==> flow/design.v <==
module FIR_low_pass_filter(
	input clk,
	input rst,
	input [7:0]FIR_IN,
	output reg [16:0]FIR_OUT
);
reg[7:0] delay_pipeline1;
reg[7:0] delay_pipeline2;
reg[7:0] delay_pipeline3;
reg[7:0] delay_pipeline4;
reg[7:0] delay_pipeline5;
reg[7:0] delay_pipeline6;
reg[7:0] delay_pipeline7;
reg[7:0] delay_pipeline8;
reg[7:0] delay_pipeline9;
wire[7:0] coeff1 = 8'd7;	 
wire[7:0] coeff2 = 8'd5;
wire[7:0] coeff3 = 8'd51;
wire[7:0] coeff4 = 8'd135;
wire[7:0] coeff5 = 8'd179;
wire[7:0] coeff6 = 8'd135;
wire[7:0] coeff7 = 8'd51;
wire[7:0] coeff8 = 8'd5;
wire[7:0] coeff9 = 8'd7;
reg signed [16:0] multi_data1 ; 
reg signed [16:0] multi_data2 ;
reg signed [16:0] multi_data3 ;
reg signed [16:0] multi_data4 ;
reg signed [16:0] multi_data5 ;
reg signed [16:0] multi_data6 ;
reg signed [16:0] multi_data7 ;
reg signed [16:0] multi_data8 ;
reg signed [16:0] multi_data9 ;
always@(posedge clk or negedge rst)
if(!rst)
begin
	delay_pipeline1 <= 8'b0 ;
	delay_pipeline2 <= 8'b0 ;
	delay_pipeline3 <= 8'b0 ;
	delay_pipeline4 <= 8'b0 ;
	delay_pipeline5 <= 8'b0 ;
	delay_pipeline6 <= 8'b0 ;
	delay_pipeline7 <= 8'b0 ;
	delay_pipeline8 <= 8'b0 ;
	delay_pipeline9 <= 8'b0 ;
end
else
begin
	delay_pipeline1 <= FIR_IN;
	delay_pipeline2 <= delay_pipeline1 ;
	delay_pipeline3 <= delay_pipeline2 ;
	delay_pipeline4 <= delay_pipeline3 ;
	delay_pipeline5 <= delay_pipeline4 ;
	delay_pipeline6 <= delay_pipeline5 ;
	delay_pipeline7 <= delay_pipeline6 ;
	delay_pipeline8 <= delay_pipeline7 ;
	delay_pipeline9 <= delay_pipeline8 ;
end
always@(posedge clk or negedge rst)  
	if(!rst)
		multi_data1 <= 17'b0 ;
	else
		multi_data1 <= delay_pipeline1*coeff1 ;
always@(posedge clk or negedge rst)  
	if(!rst)
		multi_data2 <= 17'b0 ;
	else
		multi_data2 <= delay_pipeline2*coeff2 ;
always@(posedge clk or negedge rst)  
	if(!rst)
		multi_data3 <= 17'b0 ;
	else
		multi_data3 <= delay_pipeline3*coeff3 ;
always@(posedge clk or negedge rst)  
	if(!rst)
		multi_data4 <= 17'b0 ;
	else
		multi_data4 <= delay_pipeline4*coeff4 ;
always@(posedge clk or negedge rst)  
	if(!rst)
		multi_data5 <= 17'b0 ;
	else
		multi_data5 <= delay_pipeline5*coeff5 ;
always@(posedge clk or negedge rst)  
	if(!rst)
		multi_data6 <= 17'b0 ;
	else
		multi_data6 <= delay_pipeline6*coeff6 ;
always@(posedge clk or negedge rst)  
	if(!rst)
		multi_data7 <= 17'b0 ;
	else
		multi_data7 <= delay_pipeline7*coeff7 ;
always@(posedge clk or negedge rst)  
	if(!rst)
		multi_data8 <= 17'b0 ;
	else
		multi_data8 <= delay_pipeline8*coeff8 ;
always@(posedge clk or negedge rst)  
	if(!rst)
		multi_data9 <= 17'b0 ;
	else
		multi_data9 <= delay_pipeline9*coeff9 ;
always@(posedge clk or negedge rst)
	if(!rst)
		FIR_OUT <= 16'b0 ;
	else
		FIR_OUT <= multi_data1 + multi_data2 + multi_data3 + multi_data4 +multi_data5 + multi_data6 + multi_data7 + multi_data8 + multi_data9 ;
endmodule
# Step by step through the tools: FIR_low_pass_filter
# What the tools print for FIR_low_pass_filter, step after step.
# Line numbers count from 1 in the design file above.
# Operators: Yosys type, input widths -> output width; for muxes data width and select width s.
# Cell names lack the library's common part.
# The mark - stands for no value.
[inputs]
top_module = "FIR_low_pass_filter"
clock_port = "clk"
cell_library = "sky130hd"
pvt_corner = "tt_025C_1v80"

# After elaboration
# Yosys after proc, flatten, opt, wreduce and memory -nomap, before mapping. Enables and synchronous resets that opt folds into registers are not counted as muxes. Memory bits, and registers merged into a memory's read port (data or address), are not among the register bits. Print and check cells are not counted. Equal cells are merged and count once.
[bits]
wordCells = 36
latch_bits = 0
ram_bits = 0
out_inout_bits = 17
clocked_rd_ports_x_width = 0
mem_count = 0
romBits = 0
input_bits = 10
regBits = 209
[op_classes]
n_mul = 9
bitwise = 0
cmp = 0
addsub = 8
equal = 0
muxes = 0
div_mod_pow = 0
shifts = 0
reduce_logical = 0
[op_table]
columns = ["operator", "count"]
rows = [
  ["$mul 8x8->16 const B", 3],
  ["$mul 8x6->14 const B", 2],
  ["$mul 8x3->11 const B", 4],
  ["$add 17x12->17", 2],
  ["$add 17x17->17", 2],
  ["$add 15x16->17", 1],
  ["$add 17x15->17", 1],
  ["$add 12x14->15", 1],
  ["$add 11x11->12", 1],
]

# Depth
# Depth = most cells in a row (Yosys ltp): at word level without a register or memory, in the mapped netlist without a sequential cell, where the memories' decode and read muxes count.
[logic_depth]
depth_word = 8
ABC_AREA = 0
depth_mapped = 17
depth_no_buf = 17

# After synthesis
# The flow's flattened synthesis, as Yosys stat reports it; memories are mapped. The netlist is that of the ABC_AREA named above (0 if unset); the other value can give another one.
[mapped]
stdcells = 1265
ffs = 199
yosys_area_um2 = 14521.4
[types]
columns = ["type", "count"]
rows = [
  ["dfrtp_1", 199],
  ["fa_1", 150],
  ["ha_1", 239],
  ["inv_1", 308],
  ["xnor2_1", 64],
  ["a21oi_1", 59],
  ["xor2_1", 19],
  ["a21o_1", 22],
  ["o21ai_0", 31],
  ["nor2_1", 40],
  ["nand2_1", 28],
  ["o21bai_1", 13],
  ["o21a_1", 10],
  ["nor2b_1", 10],
  ["a211oi_1", 6],
  ["nand2b_1", 7],
  ["nor3_1", 7],
  ["o21ai_1", 7],
]
# Not listed: further types 30, cells in them 46.

# Worst setup path after synthesis
# OpenSTA on the mapped netlist: ideal clock, no wires. The path of least setup slack (recovery checks aside). Input and output delay are each 20% of the period. Register names are those of the netlist, which keeps one name where synthesis merged equal registers.
[synth_path]
path_kind = "register -> register"
startpoint = "register multi_data1[2]"
endpoint = "register FIR_OUT[16]"
period_ns = 7.0
t_arrival_ns = 4.169
setup_time_ns = 0.125
n_path_buf = 0
path_delay_ns = 4.294
slack_ns = 2.705
path_stages = 18
synth_period_reached_ns = 4.295
# "path_delay_ns" = arrival - input delay + setup time.
# "path_stages" counts driving pins, that of a launching flip-flop among them; a cell with two outputs on the path counts twice.
# "synth_period_reached_ns" is the clock period less the worst setup slack; recovery checks do not enter. This is arithmetic on one report: input and output delays are still those of the set period (20% each).
# The rows between start and end are the longest chain of elaborated cells between them; the timing report does not say that the signal goes this way. Where chains are equally long, one stands for them.
# A line is the first line of the expression or statement that the cell stems from. Yosys adds cells for indexed reads and writes and turns some case tables into memories.
[synth_via]
path_cell_list = "dfrtp_1 > inv_1 > fa_1 > inv_1 > fa_1 > fa_1 > inv_1 > fa_1 > inv_1 > ha_1 > inv_1 > fa_1 > nor2b_4 > o31a_1 > o41ai_4 > or2_4 > a41o_1 > xnor2_1"
elab_chain_cells = 8
cells_between = 8
cone_lines = 1
cone_classes = "8 x add/sub"
[synth_rtl]
columns = ["item", "line", "rtl"]
rows = [
  ["from (assign)", 61, "multi_data1 <= 17'b0 ;"],
  ["from (assign)", 63, "multi_data1 <= delay_pipeline1*coeff1 ;"],
  ["$add 11x11->12", 108, "FIR_OUT <= multi_data1 + multi_data2 + multi_data3 + multi_data4 +multi_data5 + multi_data6 + multi_data7 + mu ..."],
  ["$add 12x14->15", 108, ""],
  ["$add 15x16->17", 108, ""],
  ["$add 17x17->17 (2 in a row)", 108, ""],
  ["$add 17x15->17", 108, ""],
  ["$add 17x12->17 (2 in a row)", 108, ""],
  ["to (assign)", 106, "FIR_OUT <= 16'b0 ;"],
  ["to (assign)", 108, ""],
  ["to (decl)", 5, "output reg [16:0]FIR_OUT"],
]

# Timing after layout
# Path of least setup slack in the final report of record 1 (OpenROAD, finished layout, wires in). Where an end is a register, its clock arrival counts in the times.
[layout_path]
path_kind = "register -> register"
startpoint = "register multi_data2[2]"
endpoint = "register FIR_OUT[16]"
n_path_buf = 0
setup_time_ns = 0.13
period_ns = 3.59
path_stages = 18
slack_ns = -0.71
t_arrival_ns = 4.62
# The rows between start and end are the longest chain of elaborated cells between them; the timing report does not say that the signal goes this way. Where chains are equally long, one stands for them.
[layout_via]
path_cell_list = "dfrtp_1 > inv_1 > fa_1 > inv_2 > fa_2 > fa_1 > inv_1 > fa_1 > inv_2 > ha_4 > inv_2 > fa_2 > nor2b_4 > o31a_1 > o41ai_4 > or2_4 > a41o_1 > xnor2_2"
elab_chain_cells = 8
cells_between = 8
cone_lines = 1
cone_classes = "8 x add/sub"
[layout_rtl]
columns = ["item", "line", "rtl"]
rows = [
  ["from (assign)", 66, "multi_data2 <= 17'b0 ;"],
  ["from (assign)", 68, "multi_data2 <= delay_pipeline2*coeff2 ;"],
  ["$add 11x11->12", 108, "FIR_OUT <= multi_data1 + multi_data2 + multi_data3 + multi_data4 +multi_data5 + multi_data6 + multi_data7 + mu ..."],
  ["$add 12x14->15", 108, ""],
  ["$add 15x16->17", 108, ""],
  ["$add 17x17->17 (2 in a row)", 108, ""],
  ["$add 17x15->17", 108, ""],
  ["$add 17x12->17 (2 in a row)", 108, ""],
  ["to (assign)", 106, "FIR_OUT <= 16'b0 ;"],
  ["to (assign)", 108, ""],
  ["to (decl)", 5, "output reg [16:0]FIR_OUT"],
]

# Record of 6 stored runs of the RTL-to-layout flow on FIR_low_pass_filter, platform sky130hd. The runs are unordered. Constraints: input delay and output delay 20% of the set period each, output load 0.01 pF.
# "achieved_period_ns" is the run's clock period less its worst setup slack. It is reckoned from that one timing run; input and output delays stay at 20% of the period that was set.
# "worstPathTime_ns" is the time allowed to the run's worst setup path (the clock period less input and output delay, where it has them) less its slack. Clock arrival times count: a late capture clock shortens it, a late launch clock lengthens it.

[[run]]
name = "record 1"
[run.settings]
ABC_AREA = 0
CELL_PAD_IN_SITES_GLOBAL_PLACEMENT = 3
CORE_ASPECT_RATIO = 1.43
CORE_MARGIN = 5
CORE_UTILIZATION = 23
CTS_CLUSTER_SIZE = 26
GPL_TIMING_DRIVEN = 0
MAX_ROUTING_LAYER = "met4"
MIN_ROUTING_LAYER = "met2"
PLACE_DENSITY = 0.63
SETUP_SLACK_MARGIN = -0.35
period_ns = 3.59
CAP_MARGIN = 20
SLEW_MARGIN = 20
[run.results]
achieved_period_ns = 4.301
final_util_pct = 27.1
worstPathTime_ns = 4.30
timing.worst_path_kind = "register -> register"
worst_setup_slack_ns = -0.711
timing.setup.tns_ns = -5.874
synthesis_area_um2 = 14521.4
post_route_stdcell_area_um2 = 16991.3
die_footprint_um2 = 68341.8

[[run]]
name = "record 2"
[run.settings]
ABC_AREA = 1
CAP_MARGIN = 40
CELL_PAD_IN_SITES_GLOBAL_PLACEMENT = 0
CORE_MARGIN = 5
CORE_UTILIZATION = 57
MIN_ROUTING_LAYER = "met2"
PLACE_DENSITY_LB_ADDON = 0.19
SLEW_MARGIN = 15
period_ns = 5.73
[run.results]
achieved_period_ns = 3.922
final_util_pct = 62.7
worstPathTime_ns = 3.92
timing.worst_path_kind = "register -> register"
worst_setup_slack_ns = 1.808
timing.setup.tns_ns = 0.000
synthesis_area_um2 = 15443.6
post_route_stdcell_area_um2 = 16809.9
die_footprint_um2 = 30485.2

[[run]]
name = "record 3"
[run.settings]
ABC_AREA = 1
CAP_MARGIN = 40
CELL_PAD_IN_SITES_GLOBAL_PLACEMENT = 3
CORE_UTILIZATION = 40
CTS_CLUSTER_DIAMETER = 24
CTS_CLUSTER_SIZE = 62
GPL_ROUTABILITY_DRIVEN = 0
GPL_TIMING_DRIVEN = 0
MIN_ROUTING_LAYER = "met1"
PLACE_DENSITY_LB_ADDON = 0.24
period_ns = 7.26
CORE_MARGIN = 2
SLEW_MARGIN = 20
[run.results]
achieved_period_ns = 3.947
final_util_pct = 44.8
worstPathTime_ns = 3.95
timing.worst_path_kind = "register -> register"
worst_setup_slack_ns = 3.313
timing.setup.tns_ns = 0.000
synthesis_area_um2 = 15443.6
post_route_stdcell_area_um2 = 16971.3
die_footprint_um2 = 40196.2

[[run]]
name = "record 4"
[run.settings]
CORE_UTILIZATION = 40
period_ns = 4.56
CAP_MARGIN = 20
CORE_MARGIN = 2
SLEW_MARGIN = 20
[run.results]
achieved_period_ns = 4.352
final_util_pct = 44.8
worstPathTime_ns = 4.35
timing.worst_path_kind = "register -> register"
worst_setup_slack_ns = 0.208
timing.setup.tns_ns = 0.000
synthesis_area_um2 = 14521.4
post_route_stdcell_area_um2 = 15980.3
die_footprint_um2 = 37843.9

[[run]]
name = "record 5"
[run.settings]
CAP_MARGIN = 5
CELL_PAD_IN_SITES_GLOBAL_PLACEMENT = 0
CTS_CLUSTER_DIAMETER = 304
CTS_CLUSTER_SIZE = 94
GPL_ROUTABILITY_DRIVEN = 0
GPL_TIMING_DRIVEN = 0
SETUP_SLACK_MARGIN = 1.49
period_ns = 7.0
CORE_MARGIN = 2
CORE_UTILIZATION = 40
SLEW_MARGIN = 20
[run.results]
achieved_period_ns = 4.858
final_util_pct = 44.8
worstPathTime_ns = 4.86
timing.worst_path_kind = "register -> register"
worst_setup_slack_ns = 2.142
timing.setup.tns_ns = 0.000
synthesis_area_um2 = 14521.4
post_route_stdcell_area_um2 = 15960.3
die_footprint_um2 = 37843.9

[[run]]
name = "record 6"
[run.settings]
CELL_PAD_IN_SITES_GLOBAL_PLACEMENT = 0
CORE_ASPECT_RATIO = 0.87
CORE_UTILIZATION = 27
CTS_CLUSTER_DIAMETER = 162
PLACE_DENSITY = 0.61
SLEW_MARGIN = 30
TNS_END_PERCENT = 75
period_ns = 5.74
CAP_MARGIN = 20
CORE_MARGIN = 2
[run.results]
achieved_period_ns = 4.503
final_util_pct = 30.6
worstPathTime_ns = 4.50
timing.worst_path_kind = "register -> register"
worst_setup_slack_ns = 1.237
timing.setup.tns_ns = 0.000
synthesis_area_um2 = 14521.4
post_route_stdcell_area_um2 = 16301.9
die_footprint_um2 = 55658.0
